==> flow/design.v <==
`timescale 1ns / 1ps
module sparse_detector #(
    parameter WORD_SIZE = 64
)(
    input  wire [WORD_SIZE-1:0] data_in,
    output wire                 is_zero,     
    output wire                 is_sparse    
);
    assign is_zero = (data_in == {WORD_SIZE{1'b0}});
    function integer count_ones;
        input [WORD_SIZE-1:0] v;
        integer i, cnt;
        begin
            cnt = 0;
            for (i = 0; i < WORD_SIZE; i = i + 1)
                cnt = cnt + v[i];
            count_ones = cnt;
        end
    endfunction
    wire [6:0] ones_count = count_ones(data_in);
    assign is_sparse = (ones_count < (WORD_SIZE / 10));
endmodule
`timescale 1ns / 1ps
module adaptive_pe #(
    parameter integer MAX_WIDTH = 64,
    parameter integer MAX_ACC_WIDTH = 20   
)(
    input  wire                         clk,
    input  wire                         reset,
    input  wire                         ce,
    input  wire                         accumulate,
    input  wire                         test_mode,
    input  wire [2:0]                   precision_mode,
    input  wire [MAX_WIDTH-1:0]         weight_in,
    input  wire [MAX_WIDTH-1:0]         activation_in,
    input  wire [MAX_WIDTH-1:0]         mask_in,
    output reg  [MAX_ACC_WIDTH-1:0]     accumulated_sum,
    output wire                         clock_gated,
    output wire                         computation_skipped,
    output wire [2:0]                   active_precision   
);
    reg [6:0] active_bits;       
    reg [5:0] parallel_ops;      
    reg [8:0] max_value;         
    always @(*) begin
        case (precision_mode)
            3'b000: begin   
                active_bits = 7'd64;
                parallel_ops = 6'd64;
                max_value = 9'd1;
            end
            3'b001: begin   
                active_bits = 7'd64;
                parallel_ops = 6'd32;
                max_value = 9'd3;
            end
            3'b010: begin   
                active_bits = 7'd64;
                parallel_ops = 6'd16;
                max_value = 9'd15;
            end
            3'b011: begin   
                active_bits = 7'd64;
                parallel_ops = 6'd8;
                max_value = 9'd255;
            end
            default: begin   
                active_bits = 7'd64;
                parallel_ops = 6'd64;
                max_value = 9'd1;
            end
        endcase
    end
    assign active_precision = precision_mode;
    wire weight_is_zero, activation_is_zero;
    wire weight_is_sparse, activation_is_sparse;
    sparse_detector #(
        .WORD_SIZE(MAX_WIDTH)
    ) weight_detector (
        .data_in(weight_in),
        .is_zero(weight_is_zero),
        .is_sparse(weight_is_sparse)
    );
    sparse_detector #(
        .WORD_SIZE(MAX_WIDTH)
    ) activation_detector (
        .data_in(activation_in),
        .is_zero(activation_is_zero),
        .is_sparse(activation_is_sparse)
    );
    wire skip_compute = weight_is_zero || activation_is_zero;
    assign computation_skipped = skip_compute && ce;
    wire pe_enable = ce && !skip_compute;
    wire acc_enable = pe_enable || test_mode;
    assign clock_gated = !pe_enable;
    reg [MAX_ACC_WIDTH-1:0] compute_result;
    always @(*) begin
        case (precision_mode)
            3'b000: compute_result = compute_1bit();
            3'b001: compute_result = compute_2bit();
            3'b010: compute_result = compute_4bit();
            3'b011: compute_result = compute_8bit();
            default: compute_result = {MAX_ACC_WIDTH{1'b0}};
        endcase
    end
    function [MAX_ACC_WIDTH-1:0] compute_1bit;
        reg [MAX_WIDTH-1:0] xnor_result;
        integer i, count;
        begin
            xnor_result = ~(weight_in ^ activation_in) & mask_in;
            count = 0;
            for (i = 0; i < MAX_WIDTH; i = i + 1) begin
                count = count + xnor_result[i];
            end
            compute_1bit = count[MAX_ACC_WIDTH-1:0];
        end
    endfunction
    function [MAX_ACC_WIDTH-1:0] compute_2bit;
        integer i;
        reg [1:0] w, a;
        reg [3:0] product;
        integer sum;
        begin
            sum = 0;
            for (i = 0; i < 32; i = i + 1) begin
                w = weight_in[i*2 +: 2];
                a = activation_in[i*2 +: 2];
                product = w * a;   
                sum = sum + product;
            end
            compute_2bit = sum[MAX_ACC_WIDTH-1:0];
        end
    endfunction
    function [MAX_ACC_WIDTH-1:0] compute_4bit;
        integer i;
        reg [3:0] w, a;
        reg [7:0] product;
        integer sum;
        begin
            sum = 0;
            for (i = 0; i < 16; i = i + 1) begin
                w = weight_in[i*4 +: 4];
                a = activation_in[i*4 +: 4];
                product = w * a;   
                sum = sum + product;
            end
            compute_4bit = sum[MAX_ACC_WIDTH-1:0];
        end
    endfunction
    function [MAX_ACC_WIDTH-1:0] compute_8bit;
        integer i;
        reg [7:0] w, a;
        reg [15:0] product;
        integer sum;
        begin
            sum = 0;
            for (i = 0; i < 8; i = i + 1) begin
                w = weight_in[i*8 +: 8];
                a = activation_in[i*8 +: 8];
                product = w * a;   
                sum = sum + product;
            end
            compute_8bit = sum[MAX_ACC_WIDTH-1:0];
        end
    endfunction
    always @(posedge clk or posedge reset) begin
        if (reset) begin
            accumulated_sum <= {MAX_ACC_WIDTH{1'b0}};
        end else if (acc_enable) begin
            if (!accumulate) begin
                accumulated_sum <= {MAX_ACC_WIDTH{1'b0}};
            end else begin
                accumulated_sum <= accumulated_sum + compute_result;
            end
        end
    end
endmodule
== Tool chain data of adaptive_pe ==
Module adaptive_pe before and after one edit of its RTL, step after step.
Lines under "original" count in the file above, lines under "edited" in the edited file.
"difference" is "edited" less "original", of the values as shown; "rel. change" is that difference over "original", in percent.
Operators: Yosys type, input widths -> output width; for muxes data width and select width s.
Not given: --

* Top: adaptive_pe
* Clock port: clk
* Library: sky130hd
* Timing corner: tt_025C_1v80

== Edit of the RTL ==
Unified diff, file above to edited file.
The edited RTL no longer does the same as the RTL above: the edit was made by script, with no optimisation intended.

<pre>
@@ -31,5 +31,5 @@
     input  wire                         accumulate,
     input  wire                         test_mode,
-    input  wire [2:0]                   precision_mode,
+    input  wire [2:0]                   precision_mode_pin,
     input  wire [MAX_WIDTH-1:0]         weight_in,
     input  wire [MAX_WIDTH-1:0]         activation_in,
@@ -40,4 +40,6 @@
     output wire [2:0]                   active_precision   
 );
+    reg [2:0] precision_mode;
+    always @(posedge clk) precision_mode <= precision_mode_pin;
     reg [6:0] active_bits;       
     reg [5:0] parallel_ops;      
</pre>

== Word-level counts ==
Yosys after proc, flatten, opt, wreduce and memory -nomap, before mapping. Enables and synchronous resets that opt folds into registers are not counted as muxes. Memory bits, and registers merged into a memory's read port (data or address), are not among the register bits. Print and check cells are not counted. Equal cells are merged and count once.

{| class="wikitable"
|+ Word-level totals
! element !! original !! edited !! difference !! rel. change (%)
|-
| register bits || 20 || 23 || +3 || +15.00
|-
| memories || 0 || 0 || 0 || --
|-
| bits in writable memories || 0 || 0 || 0 || --
|-
| bits in latches || 0 || 0 || 0 || --
|-
| output and inout bits || 25 || 25 || 0 || 0.00
|-
| input port bits || 200 || 200 || 0 || 0.00
|-
| cells after elaboration || 191 || 192 || +1 || +0.52
|-
| bits in read-only memories || 0 || 0 || 0 || --
|-
| clocked read ports x word width || 0 || 0 || 0 || --
|}

{| class="wikitable"
|+ Cells by class
! element !! original !! edited !! difference !! rel. change (%)
|-
| order comparisons || 0 || 0 || 0 || --
|-
| reductions and logical operators || 9 || 9 || 0 || 0.00
|-
| shifts and indexed selects || 0 || 0 || 0 || --
|-
| add/sub/neg operators || 117 || 117 || 0 || 0.00
|-
| equal/unequal tests || 3 || 3 || 0 || 0.00
|-
| muxes and demuxes || 2 || 2 || 0 || 0.00
|-
| $mul || 56 || 56 || 0 || 0.00
|-
| bitwise operators || 3 || 3 || 0 || 0.00
|-
| div/mod/pow operators || 0 || 0 || 0 || --
|}

{| class="wikitable"
|+ Operator list
! kind !! original !! edited !! difference !! rel. change (%)
|-
| $add 20x1->20 || 44 || 44 || 0 || 0.00
|-
| $mul 2x2->4 || 32 || 32 || 0 || 0.00
|-
| $mul 4x4->8 || 16 || 16 || 0 || 0.00
|-
| $add 20x4->20 || 15 || 15 || 0 || 0.00
|-
| $mul 8x8->16 || 8 || 8 || 0 || 0.00
|-
| $add 20x16->20 || 3 || 3 || 0 || 0.00
|-
| $add 20x8->20 || 3 || 3 || 0 || 0.00
|-
| $eq 3x2->1 const B || 2 || 2 || 0 || 0.00
|-
| $logic_and 1x1->1 || 2 || 2 || 0 || 0.00
|-
| $logic_not 1->1 || 2 || 2 || 0 || 0.00
|-
| $logic_not 64->1 || 2 || 2 || 0 || 0.00
|-
| $logic_or 1x1->1 || 2 || 2 || 0 || 0.00
|-
| $add 1x1->2 || 1 || 1 || 0 || 0.00
|-
| $add 10x1->11 || 1 || 1 || 0 || 0.00
|-
| $add 10x4->11 || 1 || 1 || 0 || 0.00
|-
| $add 10x8->11 || 1 || 1 || 0 || 0.00
|-
| $add 11x1->12 || 1 || 1 || 0 || 0.00
|-
| $add 11x4->12 || 1 || 1 || 0 || 0.00
|-
| $add 11x8->12 || 1 || 1 || 0 || 0.00
|-
| $add 12x1->13 || 1 || 1 || 0 || 0.00
|-
| $add 12x4->13 || 1 || 1 || 0 || 0.00
|-
| $add 12x8->13 || 1 || 1 || 0 || 0.00
|-
| $add 13x1->14 || 1 || 1 || 0 || 0.00
|-
| $add 13x4->14 || 1 || 1 || 0 || 0.00
|-
| $add 13x8->14 || 1 || 1 || 0 || 0.00
|-
| $add 14x1->15 || 1 || 1 || 0 || 0.00
|-
| $add 14x4->15 || 1 || 1 || 0 || 0.00
|-
| $add 14x8->15 || 1 || 1 || 0 || 0.00
|}

The list need not be complete.

== Longest topological paths ==
Longest topological path by Yosys (ltp), each cell counted once; first at word level (registers and memories cut), then after technology mapping (sequential cells cut; the memories' decode and read muxes count).

{| class="wikitable"
|+ Depth
! element !! original !! edited !! difference !! rel. change (%)
|-
| depth after elaboration || 69 || 69 || 0 || 0.00
|-
| ABC_AREA || 0 || 0 || -- || --
|-
| depth in mapped cells || 40 || 39 || -1 || -2.50
|-
| gate-level depth less buffers || 40 || 38 || -2 || -5.00
|}

== Synthesis result ==
Yosys stat after the flow's synthesis: flattened, memories mapped to cells. It holds for the ABC_AREA given above (unset counts as 0); a run with the other value may have another netlist.

{| class="wikitable"
|+ Mapped netlist
! element !! original !! edited !! difference !! rel. change (%)
|-
| flip-flop cells || 20 || 23 || +3 || +15.00
|-
| mapped area (mm^2) || 0.0342679 || 0.0345018 || +0.0002339 || +0.68
|-
| buffers || 16 || 13 || -3 || -18.75
|-
| mapped cells || 3489 || 3519 || +30 || +0.86
|}

{| class="wikitable"
|+ Cells by type
! type !! original !! edited !! difference !! rel. change (%)
|-
| sky130_fd_sc_hd__o21ai_0 || 15 || 29 || +14 || +93.33
|-
| sky130_fd_sc_hd__nand2_1 || 221 || 211 || -10 || -4.52
|-
| sky130_fd_sc_hd__xnor2_1 || 30 || 21 || -9 || -30.00
|-
| sky130_fd_sc_hd__a21oi_1 || 35 || 42 || +7 || +20.00
|-
| sky130_fd_sc_hd__a22o_1 || 5 || 12 || +7 || +140.00
|-
| sky130_fd_sc_hd__nand3_1 || 19 || 13 || -6 || -31.58
|-
| sky130_fd_sc_hd__and3_1 || 1 || 7 || +6 || +600.00
|-
| sky130_fd_sc_hd__a22oi_1 || 8 || 3 || -5 || -62.50
|-
| sky130_fd_sc_hd__nor3b_1 || 1 || 6 || +5 || +500.00
|-
| sky130_fd_sc_hd__buf_4 || 4 || 0 || -4 || -100.00
|-
| sky130_fd_sc_hd__inv_1 || 1154 || 1157 || +3 || +0.26
|-
| sky130_fd_sc_hd__and2_1 || 283 || 286 || +3 || +1.06
|-
| sky130_fd_sc_hd__clkbuf_1 || 5 || 8 || +3 || +60.00
|-
| sky130_fd_sc_hd__buf_6 || 3 || 0 || -3 || -100.00
|-
| sky130_fd_sc_hd__a221o_1 || 2 || 5 || +3 || +150.00
|-
| sky130_fd_sc_hd__a21boi_0 || 0 || 3 || +3 || --
|-
| sky130_fd_sc_hd__dfxtp_1 || 0 || 3 || +3 || --
|-
| sky130_fd_sc_hd__nor4_1 || 33 || 35 || +2 || +6.06
|}

The list need not be complete.
By module: a second synthesis without flattening, with its own total; a netlist apart from the flattened one above.

{| class="wikitable"
|+ Second synthesis, totals
! element !! original !! edited !! difference !! rel. change (%)
|-
| cells (unflattened synthesis) || 3825 || 3820 || -5 || -0.13
|-
| area (unflattened synthesis) (mm^2) || 0.0376761 || 0.0376761 || 0.0000000 || 0.00
|}

Each row is one instance without its submodules.

{| class="wikitable"
|+ By module, original
! module !! instances !! cells !! area (mm^2) !! sequential area (mm^2)
|-
| adaptive_pe || 1 || 3441 || 0.0340051 || 0.0005005
|-
| sparse_detector #(WORD_SIZE=64) || 2 || 192 || 0.0018355 || 0
|}

{| class="wikitable"
|+ By module, edited
! module !! instances !! cells !! area (mm^2) !! sequential area (mm^2)
|-
| adaptive_pe || 1 || 3436 || 0.0340051 || 0.0005605
|-
| sparse_detector #(WORD_SIZE=64) || 2 || 192 || 0.0018355 || 0
|}

== Worst setup path after synthesis ==
Source: OpenSTA report_checks on the synthesized netlist (no wires, ideal clock, input and output delay 20% of the period each), path of least setup slack; recovery checks are left aside. Register names are those of the netlist, which keeps one name where synthesis merged equal registers.

{| class="wikitable"
|+ Timing path post-synthesis
! element !! original !! edited !! difference !! rel. change (%)
|-
| path kind || input to register || input to register || -- || --
|-
| start point || input weight_in[61] || input activation_in[26] || -- || --
|-
| end point || register accumulated_sum[19] || register accumulated_sum[19] || -- || --
|-
| required time (ns) || 12.873 || 12.874 || +0.001 || +0.01
|-
| slack (ns) || 1.592 || 1.529 || -0.063 || --
|-
| input delay (ns) || 2.600 || 2.600 || 0.000 || 0.00
|-
| delay of the path (ns) || 8.808 || 8.871 || +0.063 || +0.72
|-
| period (ns) || 13.0 || 13.0 || 0.0 || 0.00
|-
| driving pins on the path || 36 || 36 || 0 || 0.00
|-
| data arrival time (ns) || 11.281 || 11.345 || +0.064 || +0.57
|-
| synthesis period reached (ns) || 11.408 || 11.471 || +0.063 || +0.55
|}

"delay of the path" = arrival - input delay + setup time.
"driving pins on the path": output pins that drive a net of the path, with the launching flip-flop's if there is one; two outputs of one cell count as two.
"synthesis period reached" = period - worst setup slack (recovery checks aside). The figure is calculated, with input and output delays left at 20% of the set period.
The rows between start and end are the longest chain of elaborated cells between them; the timing report does not say that the signal goes this way. Where chains are equally long, one stands for them.
Each line given opens the expression or statement behind the cell; cells for indexed reads and writes are added by Yosys, which also makes memories of some case tables.
At most two assigning lines are given for a register; there are more.

Between the ends, post-synthesis, original:
* Cell sequence: sky130_fd_sc_hd__ha_1 -> sky130_fd_sc_hd__inv_1 -> sky130_fd_sc_hd__fa_1 -> sky130_fd_sc_hd__fa_1 -> sky130_fd_sc_hd__inv_1 -> sky130_fd_sc_hd__fa_1 -> sky130_fd_sc_hd__fa_1 -> sky130_fd_sc_hd__inv_1 -> sky130_fd_sc_hd__fa_1 -> sky130_fd_sc_hd__fa_1 -> sky130_fd_sc_hd__inv_1 -> sky130_fd_sc_hd__fa_1 -> sky130_fd_sc_hd__inv_1 -> sky130_fd_sc_hd__fa_1 -> sky130_fd_sc_hd__fa_1 -> sky130_fd_sc_hd__fa_1 -> sky130_fd_sc_hd__inv_1 -> sky130_fd_sc_hd__ha_1 -> sky130_fd_sc_hd__a21o_1 -> sky130_fd_sc_hd__a21o_1 -> sky130_fd_sc_hd__a21oi_1 -> sky130_fd_sc_hd__nor2_1 -> sky130_fd_sc_hd__a211oi_1 -> sky130_fd_sc_hd__o21ai_1 -> sky130_fd_sc_hd__a211oi_1 -> sky130_fd_sc_hd__o22ai_1 -> sky130_fd_sc_hd__ha_1 -> sky130_fd_sc_hd__nand3_1 -> sky130_fd_sc_hd__nor2_1 -> sky130_fd_sc_hd__nor3b_1 -> sky130_fd_sc_hd__o21ai_0 -> sky130_fd_sc_hd__nor3_1 -> sky130_fd_sc_hd__o41ai_2 -> sky130_fd_sc_hd__xnor2_1 -> sky130_fd_sc_hd__a21oi_1 -> sky130_fd_sc_hd__o22ai_1
* Cells in the longest elaborated chain: 9

{| class="wikitable"
|+ Ends and longest elaborated chain, post-synthesis, original
! element !! RTL line !! text
|-
| start, declared || 34 || <nowiki>input  wire [MAX_WIDTH-1:0]         weight_in,</nowiki>
|-
| $xor 64x64->64 || 110 || <nowiki>xnor_result = ~(weight_in ^ activation_in) & mask_in;</nowiki>
|-
| $not 64->64 || 110 ||
|-
| $and 64x64->64 || 110 ||
|-
| $add 20x1->20 (3 in a row) || 113 || <nowiki>count = count + xnor_result[i];</nowiki>
|-
| $pmux 20 s4 || 98 || <nowiki>case (precision_mode)</nowiki>
|-
| $add 20x20->20 || 173 || <nowiki>accumulated_sum <= accumulated_sum + compute_result;</nowiki>
|-
| $mux 20 || 170 || <nowiki>if (!accumulate) begin</nowiki>
|-
| end, assigned || 171 || <nowiki>accumulated_sum <= {MAX_ACC_WIDTH{1'b0}};</nowiki>
|-
| end, assigned || 173 ||
|-
| end, declared || 37 || <nowiki>output reg  [MAX_ACC_WIDTH-1:0]     accumulated_sum,</nowiki>
|}

Between the ends, post-synthesis, edited:
* Cell sequence: sky130_fd_sc_hd__clkbuf_1 -> sky130_fd_sc_hd__nand2_1 -> sky130_fd_sc_hd__inv_1 -> sky130_fd_sc_hd__fa_1 -> sky130_fd_sc_hd__inv_1 -> sky130_fd_sc_hd__fa_1 -> sky130_fd_sc_hd__fa_1 -> sky130_fd_sc_hd__fa_1 -> sky130_fd_sc_hd__inv_1 -> sky130_fd_sc_hd__fa_1 -> sky130_fd_sc_hd__fa_1 -> sky130_fd_sc_hd__fa_1 -> sky130_fd_sc_hd__fa_1 -> sky130_fd_sc_hd__fa_1 -> sky130_fd_sc_hd__inv_1 -> sky130_fd_sc_hd__fa_1 -> sky130_fd_sc_hd__inv_1 -> sky130_fd_sc_hd__ha_1 -> sky130_fd_sc_hd__buf_2 -> sky130_fd_sc_hd__a21oi_1 -> sky130_fd_sc_hd__nor3b_2 -> sky130_fd_sc_hd__a211oi_1 -> sky130_fd_sc_hd__a21bo_2 -> sky130_fd_sc_hd__a21o_1 -> sky130_fd_sc_hd__a21oi_1 -> sky130_fd_sc_hd__xor2_1 -> sky130_fd_sc_hd__nor2_1 -> sky130_fd_sc_hd__ha_1 -> sky130_fd_sc_hd__and3_1 -> sky130_fd_sc_hd__nand2_1 -> sky130_fd_sc_hd__o21ai_1 -> sky130_fd_sc_hd__a311oi_2 -> sky130_fd_sc_hd__o31ai_2 -> sky130_fd_sc_hd__o22ai_1 -> sky130_fd_sc_hd__nor4b_1 -> sky130_fd_sc_hd__a311o_1
* Cells in the longest elaborated chain: 44

{| class="wikitable"
|+ Ends and longest elaborated chain, post-synthesis, edited
! element !! RTL line !! text
|-
| start, declared || 35 || <nowiki>input  wire [MAX_WIDTH-1:0]         activation_in,</nowiki>
|-
| $xor 64x64->64 || 112 || <nowiki>xnor_result = ~(weight_in ^ activation_in) & mask_in;</nowiki>
|-
| $not 64->64 || 112 ||
|-
| $and 64x64->64 || 112 ||
|-
| $add 20x1->20 (38 in a row) || 115 || <nowiki>count = count + xnor_result[i];</nowiki>
|-
| $pmux 20 s4 || 100 || <nowiki>case (precision_mode)</nowiki>
|-
| $add 20x20->20 || 175 || <nowiki>accumulated_sum <= accumulated_sum + compute_result;</nowiki>
|-
| $mux 20 || 172 || <nowiki>if (!accumulate) begin</nowiki>
|-
| end, assigned || 173 || <nowiki>accumulated_sum <= {MAX_ACC_WIDTH{1'b0}};</nowiki>
|-
| end, assigned || 175 ||
|-
| end, declared || 37 || <nowiki>output reg  [MAX_ACC_WIDTH-1:0]     accumulated_sum,</nowiki>
|}

== Worst path after layout ==
From the final timing report of the runs of pair 1: the path of least setup slack in the routed layout; clock arrival at registers is part of the times.

{| class="wikitable"
|+ Timing path post-layout
! element !! original !! edited !! difference !! rel. change (%)
|-
| path kind || input to register || input to register || -- || --
|-
| start point || input weight_in[29] || input weight_in[51] || -- || --
|-
| end point || register accumulated_sum[18] || register accumulated_sum[19] || -- || --
|-
| slack (ns) || 0.37 || 0.36 || -0.01 || --
|-
| input delay (ns) || 2.56 || 2.56 || 0.00 || 0.00
|-
| period (ns) || 12.8 || 12.8 || 0.0 || 0.00
|-
| driving pins on the path || 36 || 37 || +1 || +2.78
|-
| data arrival time (ns) || 12.62 || 12.58 || -0.04 || -0.32
|-
| required time (ns) || 12.99 || 12.94 || -0.05 || -0.38
|}

The rows between start and end are the longest chain of elaborated cells between them; the timing report does not say that the signal goes this way. Where chains are equally long, one stands for them.
At most two assigning lines are given for a register; there are more.

Between the ends, post-layout, original:
* Cell sequence: sky130_fd_sc_hd__clkdlybuf4s50_1 -> sky130_fd_sc_hd__and2_1 -> sky130_fd_sc_hd__fa_1 -> sky130_fd_sc_hd__inv_1 -> sky130_fd_sc_hd__fa_1 -> sky130_fd_sc_hd__fa_1 -> sky130_fd_sc_hd__fa_1 -> sky130_fd_sc_hd__inv_1 -> sky130_fd_sc_hd__fa_1 -> sky130_fd_sc_hd__fa_1 -> sky130_fd_sc_hd__fa_1 -> sky130_fd_sc_hd__fa_1 -> sky130_fd_sc_hd__fa_1 -> sky130_fd_sc_hd__inv_1 -> sky130_fd_sc_hd__fa_1 -> sky130_fd_sc_hd__inv_1 -> sky130_fd_sc_hd__ha_1 -> sky130_fd_sc_hd__o21ai_0 -> sky130_fd_sc_hd__a21oi_1 -> sky130_fd_sc_hd__buf_4 -> sky130_fd_sc_hd__o21a_1 -> sky130_fd_sc_hd__nor2_1 -> sky130_fd_sc_hd__xnor2_1 -> sky130_fd_sc_hd__buf_4 -> sky130_fd_sc_hd__nand2_1 -> sky130_fd_sc_hd__o221ai_1 -> sky130_fd_sc_hd__ha_1 -> sky130_fd_sc_hd__a2111oi_2 -> sky130_fd_sc_hd__o211ai_1 -> sky130_fd_sc_hd__a21oi_2 -> sky130_fd_sc_hd__o21ai_1 -> sky130_fd_sc_hd__o41ai_2 -> sky130_fd_sc_hd__o21ai_1 -> sky130_fd_sc_hd__xnor2_1 -> sky130_fd_sc_hd__nand3_1 -> sky130_fd_sc_hd__nand2_1
* Cells in the longest elaborated chain: 41

{| class="wikitable"
|+ Ends and longest elaborated chain, post-layout, original
! element !! RTL line !! text
|-
| start, declared || 34 || <nowiki>input  wire [MAX_WIDTH-1:0]         weight_in,</nowiki>
|-
| $xor 64x64->64 || 110 || <nowiki>xnor_result = ~(weight_in ^ activation_in) & mask_in;</nowiki>
|-
| $not 64->64 || 110 ||
|-
| $and 64x64->64 || 110 ||
|-
| $add 20x1->20 (35 in a row) || 113 || <nowiki>count = count + xnor_result[i];</nowiki>
|-
| $pmux 20 s4 || 98 || <nowiki>case (precision_mode)</nowiki>
|-
| $add 20x20->20 || 173 || <nowiki>accumulated_sum <= accumulated_sum + compute_result;</nowiki>
|-
| $mux 20 || 170 || <nowiki>if (!accumulate) begin</nowiki>
|-
| end, assigned || 171 || <nowiki>accumulated_sum <= {MAX_ACC_WIDTH{1'b0}};</nowiki>
|-
| end, assigned || 173 ||
|-
| end, declared || 37 || <nowiki>output reg  [MAX_ACC_WIDTH-1:0]     accumulated_sum,</nowiki>
|}

Between the ends, post-layout, edited:
* Cell sequence: sky130_fd_sc_hd__clkdlybuf4s50_1 -> sky130_fd_sc_hd__buf_4 -> sky130_fd_sc_hd__ha_1 -> sky130_fd_sc_hd__fa_1 -> sky130_fd_sc_hd__ha_1 -> sky130_fd_sc_hd__inv_1 -> sky130_fd_sc_hd__fa_1 -> sky130_fd_sc_hd__inv_1 -> sky130_fd_sc_hd__fa_1 -> sky130_fd_sc_hd__inv_1 -> sky130_fd_sc_hd__fa_1 -> sky130_fd_sc_hd__fa_1 -> sky130_fd_sc_hd__inv_1 -> sky130_fd_sc_hd__fa_1 -> sky130_fd_sc_hd__fa_1 -> sky130_fd_sc_hd__fa_1 -> sky130_fd_sc_hd__inv_1 -> sky130_fd_sc_hd__fa_1 -> sky130_fd_sc_hd__inv_1 -> sky130_fd_sc_hd__ha_1 -> sky130_fd_sc_hd__a21oi_1 -> sky130_fd_sc_hd__nor3b_2 -> sky130_fd_sc_hd__a211oi_1 -> sky130_fd_sc_hd__a21bo_2 -> sky130_fd_sc_hd__a21o_1 -> sky130_fd_sc_hd__a21oi_1 -> sky130_fd_sc_hd__xor2_1 -> sky130_fd_sc_hd__nor2_1 -> sky130_fd_sc_hd__ha_1 -> sky130_fd_sc_hd__and3_1 -> sky130_fd_sc_hd__nand2_1 -> sky130_fd_sc_hd__o21ai_1 -> sky130_fd_sc_hd__a311oi_2 -> sky130_fd_sc_hd__o31ai_2 -> sky130_fd_sc_hd__o22ai_1 -> sky130_fd_sc_hd__nor4b_1 -> sky130_fd_sc_hd__a311o_1
* Cells in the longest elaborated chain: 19

{| class="wikitable"
|+ Ends and longest elaborated chain, post-layout, edited
! element !! RTL line !! text
|-
| start, declared || 34 || <nowiki>input  wire [MAX_WIDTH-1:0]         weight_in,</nowiki>
|-
| $xor 64x64->64 || 112 || <nowiki>xnor_result = ~(weight_in ^ activation_in) & mask_in;</nowiki>
|-
| $not 64->64 || 112 ||
|-
| $and 64x64->64 || 112 ||
|-
| $add 20x1->20 (13 in a row) || 115 || <nowiki>count = count + xnor_result[i];</nowiki>
|-
| $pmux 20 s4 || 100 || <nowiki>case (precision_mode)</nowiki>
|-
| $add 20x20->20 || 175 || <nowiki>accumulated_sum <= accumulated_sum + compute_result;</nowiki>
|-
| $mux 20 || 172 || <nowiki>if (!accumulate) begin</nowiki>
|-
| end, assigned || 173 || <nowiki>accumulated_sum <= {MAX_ACC_WIDTH{1'b0}};</nowiki>
|-
| end, assigned || 175 ||
|-
| end, declared || 37 || <nowiki>output reg  [MAX_ACC_WIDTH-1:0]     accumulated_sum,</nowiki>
|}

== Layout results ==
Runs of the flow (Yosys, OpenROAD) on both versions; the two runs of a pair have the same settings. The constraints put input and output delay at 20% of the set period each and load the outputs with 0.01 pF.

Flow settings, pair 1:
* CORE_UTILIZATION: 40
* period_ns: 12.8
* CAP_MARGIN: 20
* CORE_MARGIN: 2
* SLEW_MARGIN: 20

{| class="wikitable"
|+ Measured results, pair 1
! element !! original !! edited !! difference !! rel. change (%)
|-
| standard-cell area after layout (mm^2) || 0.0396931 || 0.0400359 || +0.0003428 || +0.86
|-
| total die area (mm^2) || 0.0880279 || 0.0886193 || +0.0005914 || +0.67
|-
| cell area after synthesis (mm^2) || 0.0342679 || 0.0345018 || +0.0002339 || +0.68
|-
| post-route setup TNS (ns) || 0.000 || 0.000 || 0.000 || --
|-
| post-route worst hold slack (ns) || 0.510 || 0.539 || +0.029 || --
|-
| utilization in the final report (%) || 46.7 || 46.9 || +0.2 || --
|-
| reached clock period (ns) || 12.433 || 12.437 || +0.004 || +0.03
|-
| worst setup slack after layout (ns) || 0.367 || 0.363 || -0.004 || --
|}

Flow settings, pair 2:
* CAP_MARGIN: 30
* CORE_ASPECT_RATIO: 0.73
* CORE_UTILIZATION: 31
* GPL_TIMING_DRIVEN: 0
* MIN_ROUTING_LAYER: met1
* PLACE_DENSITY_LB_ADDON: 0.28
* period_ns: 18.2
* CORE_MARGIN: 2
* SLEW_MARGIN: 20

{| class="wikitable"
|+ Measured results, pair 2
! element !! original !! edited !! difference !! rel. change (%)
|-
| standard-cell area after layout (mm^2) || 0.0384419 || 0.0386984 || +0.0002565 || +0.67
|-
| total die area (mm^2) || 0.11325 || 0.114013 || +0.000763 || +0.67
|-
| cell area after synthesis (mm^2) || 0.0342679 || 0.0345018 || +0.0002339 || +0.68
|-
| post-route setup TNS (ns) || 0.000 || 0.000 || 0.000 || --
|-
| post-route worst hold slack (ns) || 0.512 || 0.519 || +0.007 || --
|-
| utilization in the final report (%) || 35.0 || 35.1 || +0.1 || --
|-
| reached clock period (ns) || 14.891 || 14.735 || -0.156 || -1.05
|-
| worst setup slack after layout (ns) || 3.309 || 3.465 || +0.156 || --
|}

"reached clock period" means the clock period less the worst setup slack. The figure is calculated, with input and output delays left at 20% of the set period.
